==> flow/design.v <==
module input_buffer #(parameter DATA_WIDTH = 8, parameter SIZE = 64)(
    input logic clk,
    input logic rst,
    input logic write_en,
    input logic [DATA_WIDTH-1:0] data_in,
    output logic [DATA_WIDTH-1:0] data_out,
    input logic [$clog2(SIZE)-1:0] read_addr,
    input logic [$clog2(SIZE)-1:0] write_addr
);
    logic [DATA_WIDTH-1:0] buffer [0:SIZE-1];
    always_ff @(posedge clk or posedge rst) begin
        if (rst)
            for (int i = 0; i < SIZE; i++) buffer[i] <= 0;
        else if (write_en)
            buffer[write_addr] <= data_in;
    end
    assign data_out = buffer[read_addr];
endmodule
module weight_buffer #(parameter DATA_WIDTH = 8, parameter SIZE = 9)(
    input logic clk,
    input logic rst,
    input logic write_en,
    input logic [DATA_WIDTH-1:0] data_in,
    input logic [$clog2(SIZE)-1:0] write_addr,
    output logic [SIZE*DATA_WIDTH-1:0] weights
);
    logic [DATA_WIDTH-1:0] buffer [0:SIZE-1];
    always_ff @(posedge clk or posedge rst) begin
        if (rst)
            for (int i = 0; i < SIZE; i++) buffer[i] <= 0;
        else if (write_en)
            buffer[write_addr] <= data_in;
    end
    for (genvar g = 0; g < SIZE; g++) begin : g_out
        assign weights[g*DATA_WIDTH +: DATA_WIDTH] = buffer[g];
    end
endmodule
module conv2d_core #(parameter DATA_WIDTH = 8)(
    input logic clk,
    input logic rst,
    input logic [9*DATA_WIDTH-1:0] input_window,
    input logic [9*DATA_WIDTH-1:0] weights,
    output logic signed [2*DATA_WIDTH-1:0] conv_out
);
    logic signed [2*DATA_WIDTH-1:0] acc, acc_next;
    always_comb begin
        acc_next = 0;
        for (int i = 0; i < 9; i++) begin
            acc_next += $signed(input_window[i*DATA_WIDTH +: DATA_WIDTH]) * $signed(weights[i*DATA_WIDTH +: DATA_WIDTH]);
        end
    end
    always_ff @(posedge clk or posedge rst) begin
        if (rst)
            acc <= 0;
        else
            acc <= acc_next;
    end
    assign conv_out = acc;
endmodule
module relu #(parameter DATA_WIDTH = 16)(
    input logic signed [DATA_WIDTH-1:0] in,
    output logic signed [DATA_WIDTH-1:0] out
);
    assign out = (in > 0) ? in : 0;
endmodule
module max_pool #(parameter DATA_WIDTH = 8)(
    input logic [DATA_WIDTH-1:0] in0, in1, in2, in3,
    output logic [DATA_WIDTH-1:0] out
);
    assign out = (in0 > in1) ? (in0 > in2 ? (in0 > in3 ? in0 : in3) : (in2 > in3 ? in2 : in3)) :
                              (in1 > in2 ? (in1 > in3 ? in1 : in3) : (in2 > in3 ? in2 : in3));
endmodule
module cnn_accel (
    input  logic        clk,
    input  logic        rst,
    input  logic        wr_en,
    input  logic        wr_sel,      
    input  logic [5:0]  wr_addr,
    input  logic [7:0]  wr_data,
    input  logic        start,
    output logic        ready,
    output logic        out_valid,
    output logic [15:0] out_data
);
    typedef enum logic [1:0] {S_IDLE, S_READ, S_CONV, S_POOL} state_t;
    state_t state;
    logic [3:0] k;           
    logic [1:0] s;           
    logic [1:0] py, px;      
    logic [7:0]  pix;
    logic [5:0]  rd_addr;
    logic [71:0] weights;
    logic [7:0]  win [0:8];
    logic [71:0] win_flat;
    logic signed [15:0] conv_out, relu_out;
    logic [15:0] pool_r [0:3];
    logic [15:0] pool_out;
    logic        out_valid_r;
    assign ready = (state == S_IDLE);
    input_buffer #(.DATA_WIDTH(8), .SIZE(64)) u_ibuf (
        .clk(clk), .rst(rst),
        .write_en(wr_en & ~wr_sel & ready),
        .data_in(wr_data),
        .data_out(pix),
        .read_addr(rd_addr),
        .write_addr(wr_addr)
    );
    weight_buffer #(.DATA_WIDTH(8), .SIZE(9)) u_wbuf (
        .clk(clk), .rst(rst),
        .write_en(wr_en & wr_sel & ready),
        .data_in(wr_data),
        .write_addr(wr_addr[3:0]),
        .weights(weights)
    );
    conv2d_core #(.DATA_WIDTH(8)) u_conv (
        .clk(clk), .rst(rst),
        .input_window(win_flat),
        .weights(weights),
        .conv_out(conv_out)
    );
    for (genvar g = 0; g < 9; g++) begin : g_win
        assign win_flat[g*8 +: 8] = win[g];
    end
    relu #(.DATA_WIDTH(16)) u_relu (.in(conv_out), .out(relu_out));
    max_pool #(.DATA_WIDTH(16)) u_pool (
        .in0(pool_r[0]), .in1(pool_r[1]), .in2(pool_r[2]), .in3(pool_r[3]),
        .out(pool_out)
    );
    logic [1:0] ky, kx;
    always_comb begin
        case (k)
            4'd0: begin ky = 2'd0; kx = 2'd0; end
            4'd1: begin ky = 2'd0; kx = 2'd1; end
            4'd2: begin ky = 2'd0; kx = 2'd2; end
            4'd3: begin ky = 2'd1; kx = 2'd0; end
            4'd4: begin ky = 2'd1; kx = 2'd1; end
            4'd5: begin ky = 2'd1; kx = 2'd2; end
            4'd6: begin ky = 2'd2; kx = 2'd0; end
            4'd7: begin ky = 2'd2; kx = 2'd1; end
            default: begin ky = 2'd2; kx = 2'd2; end
        endcase
    end
    logic [2:0] row, col;
    assign row = {py, 1'b0} + {2'b00, s[1]} + {1'b0, ky};
    assign col = {px, 1'b0} + {2'b00, s[0]} + {1'b0, kx};
    assign rd_addr = {row, col};
    always_ff @(posedge clk or posedge rst) begin
        if (rst) begin
            state       <= S_IDLE;
            k           <= 4'd0;
            s           <= 2'd0;
            py          <= 2'd0;
            px          <= 2'd0;
            out_valid_r <= 1'b0;
            for (int i = 0; i < 9; i++) win[i] <= 8'd0;
            for (int i = 0; i < 4; i++) pool_r[i] <= 16'd0;
        end else begin
            out_valid_r <= 1'b0;
            case (state)
                S_IDLE: begin
                    if (start) begin
                        state <= S_READ;
                        k  <= 4'd0;
                        s  <= 2'd0;
                        py <= 2'd0;
                        px <= 2'd0;
                    end
                end
                S_READ: begin
                    win[k] <= pix;
                    if (k == 4'd8) state <= S_CONV;
                    else k <= k + 4'd1;
                end
                S_CONV: begin
                    state <= S_POOL;
                end
                S_POOL: begin
                    pool_r[s] <= relu_out;
                    k <= 4'd0;
                    if (s == 2'd3) begin
                        out_valid_r <= 1'b1;
                        s <= 2'd0;
                        if (px == 2'd2) begin
                            px <= 2'd0;
                            if (py == 2'd2) begin
                                py <= 2'd0;
                                state <= S_IDLE;
                            end else begin
                                py <= py + 2'd1;
                                state <= S_READ;
                            end
                        end else begin
                            px <= px + 2'd1;
                            state <= S_READ;
                        end
                    end else begin
                        s <= s + 2'd1;
                        state <= S_READ;
                    end
                end
                default: state <= S_IDLE;
            endcase
        end
    end
    assign out_valid = out_valid_r;
    assign out_data  = pool_out;
endmodule
# Step by step through the tools: cnn_accel
# Module cnn_accel before and after one edit of its RTL, step after step.
# "orig" refers to lines of the RTL above, "edited" to lines of the edited file.
# "diff": "edited" minus "orig" as printed here. "rel_change_pct": 100 x difference / "orig".
# Operators carry their Yosys type and port widths (W data, S select, Z words).
# Library cell names are shortened.
# Not given: -
# setup
design,cnn_accel
clock_port,clk
library,sky130hd
pvt_corner,tt_025C_1v80

# Edit of the RTL
# The edit as a unified diff against the file above.
# This change comes from a script, not from a designer. The edited design behaves differently; no optimisation was intended.
# begin of diff
@@ -113,5 +113,5 @@
         .weights(weights)
     );
-    conv2d_core #(.DATA_WIDTH(8)) u_conv (
+    conv2d_core #(.DATA_WIDTH(12)) u_conv (
         .clk(clk), .rst(rst),
         .input_window(win_flat),
# end of diff

# Word-level counts
# Yosys after proc, flatten, opt, wreduce and memory -nomap, before mapping. Print and check cells are not counted. Equal cells are merged and count once.
# Memory sizes are those after Yosys's memory passes, which may raise the word count (mostly to a power of two), join words into wider ones and drop unused or constant bits.
# classes
element,orig,edited,diff,rel_change_pct
n_addsub,16,13,-3,-18.75
n_cmp,7,7,0,0.00
reduce_logical,100,100,0,0.00
logic,5,5,0,0.00
eq_ne,155,155,0,0.00
mul,9,6,-3,-33.33
mux,30,30,0,0.00
# ops
cell,orig,edited,diff,rel_change_pct
$mul A8 B8 Y16,9,0,-9,-100.00
$mul A12 B12 Y16,0,6,6,-
$add A16 B16 Y16,8,5,-3,-37.50
# Operator kinds equal on both sides are left out: 38.
# bits
element,orig,edited,diff,rel_change_pct
output_inout_bits,18,18,0,0.00
elab_cells,416,410,-6,-1.44
inputBits,19,19,0,0.00
mem_bits_ro,32,32,0,0.00
register_bits,749,749,0,0.00
mem_count,1,1,0,0.00
# memory_table
element,orig,edited
memory_list,8 x 4 bit 1R0W,8 x 4 bit 1R0W

# Longest topological paths
# Yosys ltp: most cells in a row. Word level: on the elaborated netlist, between registers, memories and ports. Mapped: between sequential cells and ports; inverters and the memories' decode and read muxes count.
# depth
element,orig,edited,diff,rel_change_pct
ltp_word,9,6,-3,-33.33
ABC_AREA,0,0,-,-
mapped_depth,29,28,-1,-3.45
mapped_depth_nobuf,28,27,-1,-3.57

# Mapped cells and area
# Source: synth_stat.txt of the flow (Yosys; design flattened, memories mapped). It holds for the ABC_AREA given above (unset counts as 0); a run with the other value may have another netlist.
# synth_totals
element,orig,edited,diff,rel_change_pct
ff_cells,751,751,0,0.00
stdcells,5308,5272,-36,-0.68
sequential_area_um2,18794.3,18794.3,0.0,0.00
area_um2,58579.9,57586.5,-993.4,-1.70
n_buf,211,277,66,31.28
# by_type
cell,orig,edited,diff,rel_change_pct
inv_1,836,701,-135,-16.15
and2_1,335,447,112,33.43
fa_1,691,588,-103,-14.91
clkbuf_1,154,208,54,35.06
mux2_2,602,652,50,8.31
o21ai_0,166,118,-48,-28.92
xnor2_1,77,117,40,51.95
nand2b_1,55,25,-30,-54.55
mux2i_1,24,54,30,125.00
a21oi_1,61,87,26,42.62
o221a_2,17,0,-17,-100.00
o22a_1,17,1,-16,-94.12
a2111oi_0,4,20,16,400.00
xor2_1,13,27,14,107.69
a21boi_0,3,16,13,433.33
nand3_1,82,70,-12,-14.63
o22ai_1,21,9,-12,-57.14
a31oi_1,26,15,-11,-42.31
# Cell types equal on both sides are left out: 10.
# Not every row of either side is listed.
# By module: a second synthesis without flattening, with its own total; a netlist apart from the flattened one above.
# hier_totals
element,orig,edited,diff,rel_change_pct
cells_unflattened,5151,8023,2872,55.76
area_unflattened_um2,58805.1,85434.4,26629.3,45.28
# Rows give one instance, submodules left out.
# modules_orig
mod,mod_area_um2,instances,cells
conv2d_core (DATA_WIDTH=8),23575.1,1,2394
input_buffer,23072.1,1,1752
cnn_accel,6222.2,1,405
max_pool (DATA_WIDTH=16),2991.6,1,420
weight_buffer,2800.2,1,162
relu (DATA_WIDTH=16),143.9,1,18
# modules_edited
mod,mod_area_um2,instances,cells
conv2d_core (DATA_WIDTH=12),50319.5,1,5254
input_buffer,23072.1,1,1752
cnn_accel,6107.1,1,417
max_pool (DATA_WIDTH=16),2991.6,1,420
weight_buffer,2800.2,1,162
relu (DATA_WIDTH=16),143.9,1,18

# Timing after synthesis
# OpenSTA on the mapped netlist: ideal clock, no wires. The path of least setup slack (recovery checks aside). Input and output delay are each 20% of the period. Register names are those of the netlist, which keeps one name where synthesis merged equal registers.
# synth_path
element,orig,edited,diff,rel_change_pct
kind,reg2reg,reg2reg,-,-
from,register win[7][7],register u_wbuf.buffer[7][4],-,-
to,register u_conv.acc[15],register u_conv.acc[13],-,-
tclk_ns,10.0,10.0,0.0,0.00
launch_ns,0.000,0.000,0.000,-
delay_ns,7.451,7.434,-0.017,-0.23
arrival_ns,7.371,7.354,-0.017,-0.23
path_stages,25,27,2,8.00
setup_time_ns,0.080,0.080,0.000,-
setup_slack_ns,2.549,2.566,0.017,-
synth_period_reached_ns,7.451,7.434,-0.017,-0.23
# "delay_ns" is the arrival time less input delay plus setup time.
# "path_stages": output pins that drive a net of the path, with the launching flip-flop's if there is one; two outputs of one cell count as two.
# "synth_period_reached_ns" is the clock period less the worst setup slack; recovery checks do not enter. This is arithmetic on one report: input and output delays are still those of the set period (20% each).
# The rows between start and end are the longest chain of elaborated cells between them; the timing report does not say that the signal goes this way. Where chains are equally long, one stands for them.
# Each line given opens the expression or statement behind the cell; cells for indexed reads and writes are added by Yosys, which also makes memories of some case tables.
# synth_between_orig
cell_sequence,dfrtp_1 clkbuf_1 and2_1 inv_1 fa_1 inv_1 fa_1 fa_1 fa_1 fa_1 inv_1 fa_1 fa_1 inv_1 fa_1 fa_1 inv_1 fa_1 inv_1 ha_1 and2_1 o41ai_1 o21ai_0 o41ai_1 xnor2_1
elab_chain_len,3
# synth_lines_orig
element,line,text
from (decl),93,logic [7:0]  win [0:8];
from (assign),155,for (int i = 0; i < 9; i++) win[i] <= 8'd0;
from (assign),170,win[k] <= pix;
$mul A8 B8 Y16,49,acc_next += $signed(input_window[i*DATA_WIDTH +: DATA_WIDTH]) * $signed(weights[i*DATA_WIDTH +: DATA_WIDTH]);
$add A16 B16 Y16 x2,49,
to (assign),54,acc <= 0;
to (assign),56,acc <= acc_next;
to (decl),45,"logic signed [2*DATA_WIDTH-1:0] acc, acc_next;"
# synth_between_edited
cell_sequence,dfrtp_1 clkbuf_1 and2_1 fa_1 inv_1 fa_1 inv_1 fa_1 fa_1 fa_1 inv_1 fa_1 inv_1 fa_1 fa_1 fa_1 inv_1 fa_1 inv_1 ha_1 nor2b_1 o21a_1 o311a_1 o21a_1 o21ai_0 nor2b_1 xnor2_1
elab_chain_len,2
# synth_lines_edited
element,line,text
from (decl),27,logic [DATA_WIDTH-1:0] buffer [0:SIZE-1];
from (assign),30,for (int i = 0; i < SIZE; i++) buffer[i] <= 0;
from (assign),32,buffer[write_addr] <= data_in;
$mul A12 B12 Y16,49,acc_next += $signed(input_window[i*DATA_WIDTH +: DATA_WIDTH]) * $signed(weights[i*DATA_WIDTH +: DATA_WIDTH]);
$add A16 B16 Y16,49,
to (assign),54,acc <= 0;
to (assign),56,acc <= acc_next;
to (decl),45,"logic signed [2*DATA_WIDTH-1:0] acc, acc_next;"

# Worst path after layout
# Path of least setup slack in the final report of each run of pair 1 (OpenROAD, finished layout, wires in). Where an end is a register, its clock arrival counts in the times.
# layout_path
element,orig,edited,diff,rel_change_pct
kind,reg2reg,reg2reg,-,-
from,register u_wbuf.buffer[6][1],register u_wbuf.buffer[7][4],-,-
to,register u_conv.acc[15],register u_conv.acc[13],-,-
setup_time_ns,0.08,0.07,-0.01,-
arrival_ns,8.48,8.47,-0.01,-0.12
launch_ns,0.70,0.70,0.00,0.00
tclk_ns,8.27,8.27,0.00,0.00
setup_slack_ns,0.42,0.41,-0.01,-
path_stages,23,26,3,13.04
# The rows between start and end are the longest chain of elaborated cells between them; the timing report does not say that the signal goes this way. Where chains are equally long, one stands for them.
# layout_between_orig
cell_sequence,dfrtp_1 and2_1 inv_1 fa_1 inv_1 fa_1 fa_1 inv_1 fa_1 fa_1 inv_1 fa_1 fa_1 fa_1 fa_1 inv_1 fa_1 inv_1 ha_1 o41ai_2 o21ai_0 o41ai_1 xnor2_1
elab_chain_len,4
# layout_lines_orig
element,line,text
from (decl),27,logic [DATA_WIDTH-1:0] buffer [0:SIZE-1];
from (assign),30,for (int i = 0; i < SIZE; i++) buffer[i] <= 0;
from (assign),32,buffer[write_addr] <= data_in;
$mul A8 B8 Y16,49,acc_next += $signed(input_window[i*DATA_WIDTH +: DATA_WIDTH]) * $signed(weights[i*DATA_WIDTH +: DATA_WIDTH]);
$add A16 B16 Y16 x3,49,
to (assign),54,acc <= 0;
to (assign),56,acc <= acc_next;
to (decl),45,"logic signed [2*DATA_WIDTH-1:0] acc, acc_next;"
# layout_between_edited
cell_sequence,dfrtp_1 and2_1 fa_1 inv_1 fa_1 inv_1 fa_1 fa_1 fa_1 inv_1 fa_1 inv_1 fa_1 fa_1 fa_1 inv_1 fa_1 inv_1 ha_1 nor2b_1 o21a_1 o311a_1 o21a_1 o21ai_0 nor2b_1 xnor2_1
elab_chain_len,2
# layout_lines_edited
element,line,text
from (decl),27,logic [DATA_WIDTH-1:0] buffer [0:SIZE-1];
from (assign),30,for (int i = 0; i < SIZE; i++) buffer[i] <= 0;
from (assign),32,buffer[write_addr] <= data_in;
$mul A12 B12 Y16,49,acc_next += $signed(input_window[i*DATA_WIDTH +: DATA_WIDTH]) * $signed(weights[i*DATA_WIDTH +: DATA_WIDTH]);
$add A16 B16 Y16,49,
to (assign),54,acc <= 0;
to (assign),56,acc <= acc_next;
to (decl),45,"logic signed [2*DATA_WIDTH-1:0] acc, acc_next;"

# Flow runs
# Both versions went through the flow (Yosys, OpenROAD) with the same settings in each pair. Constraints: input delay and output delay 20% of the set period each, output load 0.01 pF.
# settings_pair_1
CORE_UTILIZATION,40
period_ns,8.27
CAP_MARGIN,20
CORE_MARGIN,2
SLEW_MARGIN,20
# results_pair_1
element,orig,edited,diff,rel_change_pct
achieved_clock_period_ns,7.851,7.858,0.007,0.09
final_hold_ws_ns,0.360,0.355,-0.005,-
total_negative_slack_ns,0.000,0.000,0.000,-
total_power_mw,17.562,18.521,0.959,5.46
layout_utilization_pct,44.2,44.0,-0.2,-
setup_ws_ns,0.419,0.412,-0.007,-
post_synth_area_um2,58579.9,57586.5,-993.4,-1.70
total_die_area_um2,149525.0,147019.0,-2506.0,-1.68
# settings_pair_2
ABC_AREA,1
CAP_MARGIN,0
CORE_ASPECT_RATIO,1.09
CORE_UTILIZATION,18
GPL_TIMING_DRIVEN,0
PLACE_DENSITY_LB_ADDON,0.22
SETUP_SLACK_MARGIN,0.56
SLEW_MARGIN,35
TNS_END_PERCENT,65
period_ns,4.8
CORE_MARGIN,2
# results_pair_2
element,orig,edited,diff,rel_change_pct
achieved_clock_period_ns,7.701,7.666,-0.035,-0.45
final_hold_ws_ns,0.353,0.364,0.011,-
total_negative_slack_ns,-29.335,-26.843,2.492,-
total_power_mw,29.259,20.563,-8.696,-29.72
layout_utilization_pct,23.0,22.0,-1.0,-
setup_ws_ns,-2.901,-2.866,0.035,-
post_synth_area_um2,59789.8,57879.3,-1910.5,-3.20
total_die_area_um2,336796.0,326109.0,-10687.0,-3.17
# "achieved_clock_period_ns" means the clock period less the worst setup slack. The figure is calculated, with input and output delays left at 20% of the set period.
# "total_power_mw": no workload was simulated; the value follows from the tool's default switching activity.
